==> flow/design.v <==
module bldc_esc #(parameter DATA_WIDTH = 16,parameter debounce = 3)(
  input clk,              		 
  input reset,            		 
  input pwm_en,						 
  input encoder_a,  				 
  input encoder_b,  				 
  input [DATA_WIDTH-1:0] pwm_period,	 
  input [DATA_WIDTH-1:0] period_reference,	 
  input [DATA_WIDTH-1:0] Kp_ext, 
  input [DATA_WIDTH-1:0] Ki_ext, 
  input [DATA_WIDTH-1:0] Kd_ext, 
  input override_internal_pid,		 
  output reg motor_positive,   		 
  output reg motor_negative 			 
);
  reg motor_pwm;
  reg [DATA_WIDTH-1:0] pwm_counter;
  reg [DATA_WIDTH-1:0] pwm_duty_cycle;
  reg [1:0]encoder_state;
  reg [1:0]prev_encoder_state;
  reg [1:0]pwm_direction;
  reg [DATA_WIDTH-1:0] period_speed ; 
  reg [DATA_WIDTH-1:0] speed_ctr;
  reg [DATA_WIDTH-1:0] Kp ;
  reg [DATA_WIDTH-1:0] Ki ;
  reg [DATA_WIDTH-1:0] Kd ;
  reg signed[DATA_WIDTH-1:0] error;
  reg signed[(DATA_WIDTH)-1:0] integral;
  reg signed[DATA_WIDTH-1:0] derivative;
  reg signed [(DATA_WIDTH)-1:0] pid_output;
  reg signed[DATA_WIDTH-1:0] previous_error;
  reg [2:0] encoder_a_shift_reg;
  reg encoder_a_reg;
  reg [2:0] encoder_b_shift_reg;
  reg encoder_b_reg;
 always @(posedge clk or posedge reset) begin
    if (reset) begin
        integral <= 16'b0;
        pwm_counter <= {DATA_WIDTH{1'b0}};
        encoder_state <= 2'b0;
        prev_encoder_state <= 2'b0;
        pwm_direction<=2'b00;
        motor_positive<=1'b0;
        motor_negative<=1'b0;
        Kp <= 16'd1;
        Ki <= 16'd0;
        Kd <= 16'd0;
        speed_ctr<={DATA_WIDTH{1'b0}};
        previous_error <= {DATA_WIDTH{1'b0}};
        error<=8'b0;
        period_speed <= 16'b0;
        pid_output <= 16'b0;
        derivative <= 16'b0;
        pwm_duty_cycle <= 16'b0;
        motor_pwm <= 1'b0;
        encoder_a_shift_reg <= 3'b0;
        encoder_a_reg <= 1'b0;
        encoder_b_shift_reg <= 3'b0;
        encoder_b_reg <= 1'b0;
    end 
    else begin
        encoder_a_shift_reg <= {encoder_a_shift_reg[debounce-2:0],encoder_a};
        if (encoder_a_shift_reg == {debounce{1'b0}} || encoder_a_shift_reg == {debounce{1'b1}})begin
            encoder_a_reg <= encoder_a_shift_reg[0];
        end
        encoder_b_shift_reg <= {encoder_b_shift_reg[debounce-2:0],encoder_b};
        if (encoder_b_shift_reg == {debounce{1'b0}} || encoder_b_shift_reg == {debounce{1'b1}})begin
            encoder_b_reg <= encoder_b_shift_reg[0];
        end
        pid_output <= Kp * error + Ki * integral + Kd * derivative;	 
        if(pid_output<1) begin			 
			pwm_duty_cycle<=pwm_period;
		end 
		else if (pid_output>pwm_period) begin	 
			pwm_duty_cycle<=1;
		end 
		else begin
			pwm_duty_cycle<= pid_output;	 
		end
        derivative <= error - previous_error;
        if (integral + error > 2047) begin  
            integral <= 2047;  
        end 
        else if (integral + error < -2048) begin
            integral <= -2048; 
        end 
        else begin
            integral <= integral + error;  
        end
        previous_error<=error;
        error <= period_reference - period_speed;
        motor_pwm <= (pwm_counter < pwm_duty_cycle) & pwm_en;  
        if (pwm_counter == pwm_period) begin
            pwm_counter <= 16'd0;
        end
        else begin
            pwm_counter <= pwm_counter + 1;
        end
        encoder_state <= {encoder_a_reg, encoder_b_reg};
        prev_encoder_state <= encoder_state;
        case ({encoder_state, prev_encoder_state})
            4'b0100, 4'b1101,4'b1011: begin 
                pwm_direction<=2'b10;
            end
            4'b1000,4'b1110,4'b0111: begin 
                pwm_direction<=2'b01;
            end
            4'b1100, 4'b0011, 4'b1001,4'b0110: begin 
                pwm_direction<=2'b00;
            end
            default: begin
                pwm_direction<=pwm_direction; 
            end
        endcase
        if(pwm_en==1'b0)begin
            motor_positive<=1'b0;
            motor_negative<=1'b0;
		end 
		else begin
            case(pwm_direction)
                2'b00: begin
      				if(period_reference>32767) begin  
						motor_positive<=1'b0;
						motor_negative<=motor_pwm;
					end
					else begin
						motor_positive<=motor_pwm;
						motor_negative<=1'b0;
					end
                end 
                2'b01:begin
                    motor_positive<=1'b0;
                    motor_negative<=motor_pwm;
                end
                2'b10:begin
                    motor_positive<=motor_pwm;
                    motor_negative<=1'b0;
                end
                default: begin
                    motor_positive <= 1'b0;
                    motor_negative <= 1'b0;
                end
            endcase
        end
		if(override_internal_pid) begin
			Kp<=Kp_ext;
			Ki<=Ki_ext;
			Kd<=Kd_ext;
		end 
		else begin
			Kp<=Kp;
			Ki<=Ki;
			Kd<=Kd;
		end
      if((prev_encoder_state[0]==1'b0 && encoder_a_reg==1'b1) || speed_ctr==16'h00ff) begin
            period_speed<=speed_ctr;
            speed_ctr<={DATA_WIDTH{1'b0}};
        end else begin
            speed_ctr<=speed_ctr+1;
        end
    end
 end
endmodule
## Tool chain data of bldc_esc

Tool output for the design above, in the order of the flow.
Lines are those of the file above, counted from 1.
Library cell names are shortened.
Not given: n/a

- Design top: bldc_esc
- Clock input: clk
- Library: sky130hd
- Library corner: tt_025C_1v80

## After elaboration

Source: Yosys, flattened and elaborated, memories not mapped. Widths are those after wreduce. Registers that Yosys merges into a memory's read port (data or address) are not register bits. Print and check cells do not count.

- Add/subtract/negate cells: 8
- Reduce/logical cells: 11
- Bitwise operators: 2
- Div/mod/pow operators: 0
- $mul: 3
- Shift operators: 0
- Mux-type cells: 13
- $lt $le $gt $ge: 6
- Equal/unequal tests: 16

Operator list:

| cell | count |
|---|---|
| multiplier 16 x 16 -> 16 bit | 3 |
| 2-to-1 mux 16 bit | 6 |
| adder 16 bit | 3 |
| adder 16 x 1 -> 16 bit with constant B | 2 |
| subtractor 16 bit | 2 |
| == test 4 bit with constant B | 6 |
| adder 16 x 16 -> 17 bit | 1 |
| greater-than comparator 17 x 12 -> 1 bit with constant B | 1 |
| < comparator 17 x 12 -> 1 bit with constant B | 1 |
| greater-than comparator 16 x 15 -> 1 bit with constant B | 1 |
| greater-than comparator 16 bit | 1 |
| < comparator 16 bit | 1 |
| == test 16 bit | 1 |
| < comparator 16 x 2 -> 1 bit with constant B | 1 |
| == test 16 x 8 -> 1 bit with constant B | 1 |
| == test 4 x 3 -> 1 bit with constant B | 3 |
| == test 3 bit with constant B | 2 |
| logical NOT 3 bit | 2 |
| OR reduction 3 bit | 2 |
| parallel mux 2 bit (select 3 bit) | 1 |
| == test 4 x 2 -> 1 bit with constant B | 1 |
| OR reduction 4 bit | 1 |
| parallel mux 1 bit (select 2 bit) | 2 |
| 2-to-1 mux 1 bit | 4 |
| logical OR 1 bit | 3 |
| nonzero test 3 bit | 1 |
| == test 2 x 1 -> 1 bit with constant B | 1 |
| == test 2 bit with constant B | 1 |

Other operator kinds: 4; their cells: 4.

- Bits in read-only memories: 0
- Bits in writable memories: 0
- Output and inout port bits: 2
- Word width x clocked read ports: 0
- Memory cells: 0
- Latch bits: 0
- Register bits: 209

## Longest topological paths

Depth = most cells in a row (Yosys ltp): at word level without a register or memory, in the mapped netlist without a sequential cell, where the memories' decode and read muxes count.

- Word-level depth: 4
- ABC_AREA: 0
- Gate-level depth with buffers: 25

## After synthesis

The flow's flattened synthesis, as Yosys stat reports it; memories are mapped. The netlist is that of the ABC_AREA named above (0 if unset); the other value can give another one.

- Flip-flops: 210
- Mapped cells: 2364
- Chip area (Yosys): 22750.6 sq um
- Buffers: 65

Cell types:

| cell | count |
|---|---|
| fa_1 | 291 |
| dfrtp_1 | 208 |
| ha_1 | 215 |
| inv_1 | 492 |
| and2_1 | 266 |
| xnor2_1 | 136 |
| nand2_1 | 203 |
| mux2_2 | 50 |
| xor2_1 | 47 |
| nor2_1 | 76 |
| a21oi_1 | 47 |
| clkbuf_1 | 60 |
| o21ai_0 | 44 |
| nand3_1 | 27 |
| and3_1 | 16 |
| nor3_1 | 20 |
| o21a_1 | 12 |
| o22ai_1 | 14 |

Not listed: further types 42, cells in them 140.

## Path before layout

OpenSTA on the mapped netlist: ideal clock, no wires. The path of least setup slack (recovery checks aside). Input and output delay are each 20% of the period. Register names are those of the netlist, which keeps one name where synthesis merged equal registers.

- Kind: register to register
- Start: reg error[3]
- End: reg pid_output[15]
- Delay of the path: 6.664 ns
- Slack: 1.336 ns
- Required time: 7.920 ns
- Path buffers: 1
- Clock period: 8.0 ns
- Stages: 25
- Arrival time: 6.584 ns
- Period reached after synthesis: 6.664 ns

"delay of the path" is the arrival time less input delay plus setup time.
"stages": output pins that drive a net of the path, with the launching flip-flop's if there is one; two outputs of one cell count as two.
"period reached after synthesis" is the clock period less the worst setup slack; recovery checks do not enter. This is arithmetic on one report: input and output delays are still those of the set period (20% each).
Between the ends stands the longest chain of elaborated cells between them, by number of cells; it is not shown to be the way that was timed. Of several equally long chains one is given.
A line is the first line of the expression or statement that the cell stems from. Yosys adds cells for indexed reads and writes and turns some case tables into memories.

- Path through: dfrtp_1 clkbuf_1 and2_1 fa_1 inv_1 fa_1 fa_1 inv_1 fa_1 inv_1 fa_1 inv_1 fa_1 fa_1 fa_1 inv_1 fa_1 inv_1 ha_1 inv_1 o21bai_1 a21oi_1 o21ai_0 o41ai_1 xnor2_1
- Length of the longest elaborated chain: 3
- Elaborated cells between the ends (all ways): 3
- RTL lines with such cells: 1

RTL lines, path post-synthesis:

| item | RTL line | text |
|---|---|---|
| start, declared | 27 | `reg signed[DATA_WIDTH-1:0] error;` |
| start, assigned | 50 | `error<=8'b0;` |
| start, assigned | 91 | `error <= period_reference - period_speed;` |
| multiplier 16 x 16 -> 16 bit | 70 | `pid_output <= Kp * error + Ki * integral + Kd * derivative;` |
| adder 16 bit x2 | 70 |  |
| end, assigned | 52 | `pid_output <= 16'b0;` |
| end, assigned | 70 |  |
| end, declared | 30 | `reg signed [(DATA_WIDTH)-1:0] pid_output;` |

## Timing after layout

Path of least setup slack in the final report of job 1 (OpenROAD, finished layout, wires in). Where an end is a register, its clock arrival counts in the times.

- Kind: register to register
- Start: reg integral[3]
- End: reg pid_output[15]
- Stages: 23
- Required time: 4.72 ns
- Arrival time: 7.23 ns
- Clock period: 4.24 ns
- Slack: -2.51 ns
- Path buffers: 1

Between the ends stands the longest chain of elaborated cells between them, by number of cells; it is not shown to be the way that was timed. Of several equally long chains one is given.
A register here has more assigning lines than the two given.

- Path through: dfrtp_2 buf_4 nand2_1 fa_1 inv_1 fa_1 inv_1 fa_1 fa_1 fa_1 fa_1 fa_1 inv_1 fa_1 inv_1 fa_1 xnor2_1 xnor2_1 xnor2_1 xnor2_1 xnor2_1 xnor2_2 xnor2_1
- Length of the longest elaborated chain: 3
- Elaborated cells between the ends (all ways): 3
- RTL lines with such cells: 1

RTL lines, path after layout:

| item | RTL line | text |
|---|---|---|
| start, declared | 28 | `reg signed[(DATA_WIDTH)-1:0] integral;` |
| start, assigned | 85 | `integral <= -2048;` |
| start, assigned | 88 | `integral <= integral + error;` |
| multiplier 16 x 16 -> 16 bit | 70 | `pid_output <= Kp * error + Ki * integral + Kd * derivative;` |
| adder 16 bit x2 | 70 |  |
| end, assigned | 52 | `pid_output <= 16'b0;` |
| end, assigned | 70 |  |
| end, declared | 30 | `reg signed [(DATA_WIDTH)-1:0] pid_output;` |

Data sheet: physical implementation of bldc_esc

4 stored runs of bldc_esc in the flow (synthesis by Yosys, layout by OpenROAD, sky130hd cells), in arbitrary order. Constraints: input delay and output delay 20% of the set period each, output load 0.01 pF.
"period achieved" = clock period - worst setup slack. The figure is calculated, with input and output delays left at 20% of the set period.
"worst setup path time" is the time allowed to the run's worst setup path (the clock period less input and output delay, where it has them) less its slack. Clock arrival times count: a late capture clock shortens it, a late launch clock lengthens it.

### Job 1

==> flow/run.sh <==
#!/bin/bash
# the make line also repeats the synthesis and layout settings of config.mk as NAME=value (left out here)
make -C /OpenROAD-flow-scripts/flow DESIGN_CONFIG=/design/flow/config.mk WORK_HOME=/design/flow/orfs CLKGATE_MAP_FILE= finish
==> flow/config.mk <==
export PLATFORM = sky130hd
export DESIGN_NAME = bldc_esc
export DESIGN_NICKNAME = bldc_esc
export VERILOG_FILES = /design/flow/design.v
export SDC_FILE = /design/flow/constraint.sdc
export NUM_CORES = 4
export LEC_CHECK = 0
export CAP_MARGIN = 20
export CELL_PAD_IN_SITES_DETAIL_PLACEMENT = 2
export CELL_PAD_IN_SITES_GLOBAL_PLACEMENT = 2
export CORE_ASPECT_RATIO = 0.89
export CORE_MARGIN = 6
export CORE_UTILIZATION = 28
export CTS_CLUSTER_DIAMETER = 103
export GPL_ROUTABILITY_DRIVEN = 1
export HOLD_SLACK_MARGIN = -0.04
export MAX_ROUTING_LAYER = met5
export MIN_ROUTING_LAYER = met2
export PLACE_DENSITY_LB_ADDON = 0.15
export SETUP_SLACK_MARGIN = 1.2
export SLEW_MARGIN = 20
export TNS_END_PERCENT = 55
==> flow/constraint.sdc <==
create_clock -name core_clock -period 4.24 [get_ports {clk}]
set_input_delay 0.8480 -clock core_clock [delete_from_list [all_inputs] [get_ports {clk}]]
set_output_delay 0.8480 -clock core_clock [all_outputs]
set_load 0.01 [all_outputs]

Results of job 1:
- Worst setup path time: 6.75 ns
- Class of the worst setup path: register to register
- Utilization: 35.9 %
- Area of the standard cells in the finished layout: 28836.4 sq um
- Lowest setup slack: -2.508 ns
- Die area: 88249.4 sq um
- Period achieved: 6.748 ns
- Post-route setup TNS: -23.331 ns
- Chip area in the Yosys report: 22750.6 sq um
- Post-route worst hold slack: 0.385 ns

### Job 2

==> flow/run.sh <==
#!/bin/bash
# the make line also repeats the synthesis and layout settings of config.mk as NAME=value (left out here)
make -C /OpenROAD-flow-scripts/flow DESIGN_CONFIG=/design/flow/config.mk WORK_HOME=/design/flow/orfs CLKGATE_MAP_FILE= finish
==> flow/config.mk <==
export PLATFORM = sky130hd
export DESIGN_NAME = bldc_esc
export DESIGN_NICKNAME = bldc_esc
export VERILOG_FILES = /design/flow/design.v
export SDC_FILE = /design/flow/constraint.sdc
export NUM_CORES = 4
export LEC_CHECK = 0
export CAP_MARGIN = 20
export CELL_PAD_IN_SITES_GLOBAL_PLACEMENT = 3
export CORE_MARGIN = 4
export CORE_UTILIZATION = 31
export CTS_CLUSTER_SIZE = 57
export GPL_TIMING_DRIVEN = 0
export MAX_ROUTING_LAYER = met4
export SETUP_SLACK_MARGIN = 1.09
export SLEW_MARGIN = 20
==> flow/constraint.sdc <==
create_clock -name core_clock -period 7.97 [get_ports {clk}]
set_input_delay 1.5940 -clock core_clock [delete_from_list [all_inputs] [get_ports {clk}]]
set_output_delay 1.5940 -clock core_clock [all_outputs]
set_load 0.01 [all_outputs]

Results of job 2:
- Utilization: 37.1 %
- Period achieved: 7.020 ns
- Lowest setup slack: 0.950 ns
- Chip area in the Yosys report: 22750.6 sq um
- Worst setup path time: 7.02 ns
- Class of the worst setup path: register to register
- Post-route worst hold slack: 0.376 ns
- Die area: 77788.0 sq um
- Post-route setup TNS: 0.000 ns
- Area of the standard cells in the finished layout: 27037.2 sq um

### Job 3

==> flow/run.sh <==
#!/bin/bash
# the make line also repeats the synthesis and layout settings of config.mk as NAME=value (left out here)
make -C /OpenROAD-flow-scripts/flow DESIGN_CONFIG=/design/flow/config.mk WORK_HOME=/design/flow/orfs CLKGATE_MAP_FILE= finish
==> flow/config.mk <==
export PLATFORM = sky130hd
export DESIGN_NAME = bldc_esc
export DESIGN_NICKNAME = bldc_esc
export VERILOG_FILES = /design/flow/design.v
export SDC_FILE = /design/flow/constraint.sdc
export NUM_CORES = 4
export LEC_CHECK = 0
export CAP_MARGIN = 20
export CELL_PAD_IN_SITES_DETAIL_PLACEMENT = 2
export CELL_PAD_IN_SITES_GLOBAL_PLACEMENT = 2
export CORE_ASPECT_RATIO = 0.89
export CORE_MARGIN = 10
export CORE_UTILIZATION = 31
export CTS_CLUSTER_DIAMETER = 168
export GPL_ROUTABILITY_DRIVEN = 1
export GPL_TIMING_DRIVEN = 0
export HOLD_SLACK_MARGIN = 0.3
export MAX_ROUTING_LAYER = met5
export MIN_ROUTING_LAYER = met2
export PLACE_DENSITY_LB_ADDON = 0.15
export SETUP_SLACK_MARGIN = 1.24
export SLEW_MARGIN = 0
export TNS_END_PERCENT = 5
==> flow/constraint.sdc <==
create_clock -name core_clock -period 4.24 [get_ports {clk}]
set_input_delay 0.8480 -clock core_clock [delete_from_list [all_inputs] [get_ports {clk}]]
set_output_delay 0.8480 -clock core_clock [all_outputs]
set_load 0.01 [all_outputs]

Results of job 3:
- Utilization: 37.8 %
- Area of the standard cells in the finished layout: 27436.3 sq um
- Worst setup path time: 7.09 ns
- Class of the worst setup path: register to register
- Lowest setup slack: -2.847 ns
- Period achieved: 7.087 ns
- Die area: 84642.7 sq um
- Chip area in the Yosys report: 22750.6 sq um
- Post-route setup TNS: -25.430 ns
- Post-route worst hold slack: 0.388 ns

### Job 4

==> flow/run.sh <==
#!/bin/bash
# the make line also repeats the synthesis and layout settings of config.mk as NAME=value (left out here)
make -C /OpenROAD-flow-scripts/flow DESIGN_CONFIG=/design/flow/config.mk WORK_HOME=/design/flow/orfs CLKGATE_MAP_FILE= finish
==> flow/config.mk <==
export PLATFORM = sky130hd
export DESIGN_NAME = bldc_esc
export DESIGN_NICKNAME = bldc_esc
export VERILOG_FILES = /design/flow/design.v
export SDC_FILE = /design/flow/constraint.sdc
export NUM_CORES = 4
export LEC_CHECK = 0
export CAP_MARGIN = 20
export CELL_PAD_IN_SITES_DETAIL_PLACEMENT = 1
export CELL_PAD_IN_SITES_GLOBAL_PLACEMENT = 1
export CORE_ASPECT_RATIO = 1.54
export CORE_MARGIN = 8
export CORE_UTILIZATION = 40
export CTS_CLUSTER_SIZE = 42
export PLACE_DENSITY = 0.72
export SLEW_MARGIN = 20
export TNS_END_PERCENT = 30
==> flow/constraint.sdc <==
create_clock -name core_clock -period 8.0 [get_ports {clk}]
set_input_delay 1.6000 -clock core_clock [delete_from_list [all_inputs] [get_ports {clk}]]
set_output_delay 1.6000 -clock core_clock [all_outputs]
set_load 0.01 [all_outputs]

Results of job 4:
- Area of the standard cells in the finished layout: 25199.2 sq um
- Utilization: 44.7 %
- Period achieved: 7.324 ns
- Chip area in the Yosys report: 22750.6 sq um
- Worst setup path time: 7.32 ns
- Class of the worst setup path: register to register
- Post-route worst hold slack: 0.381 ns
- Lowest setup slack: 0.676 ns
- Post-route setup TNS: 0.000 ns
- Die area: 64942.8 sq um
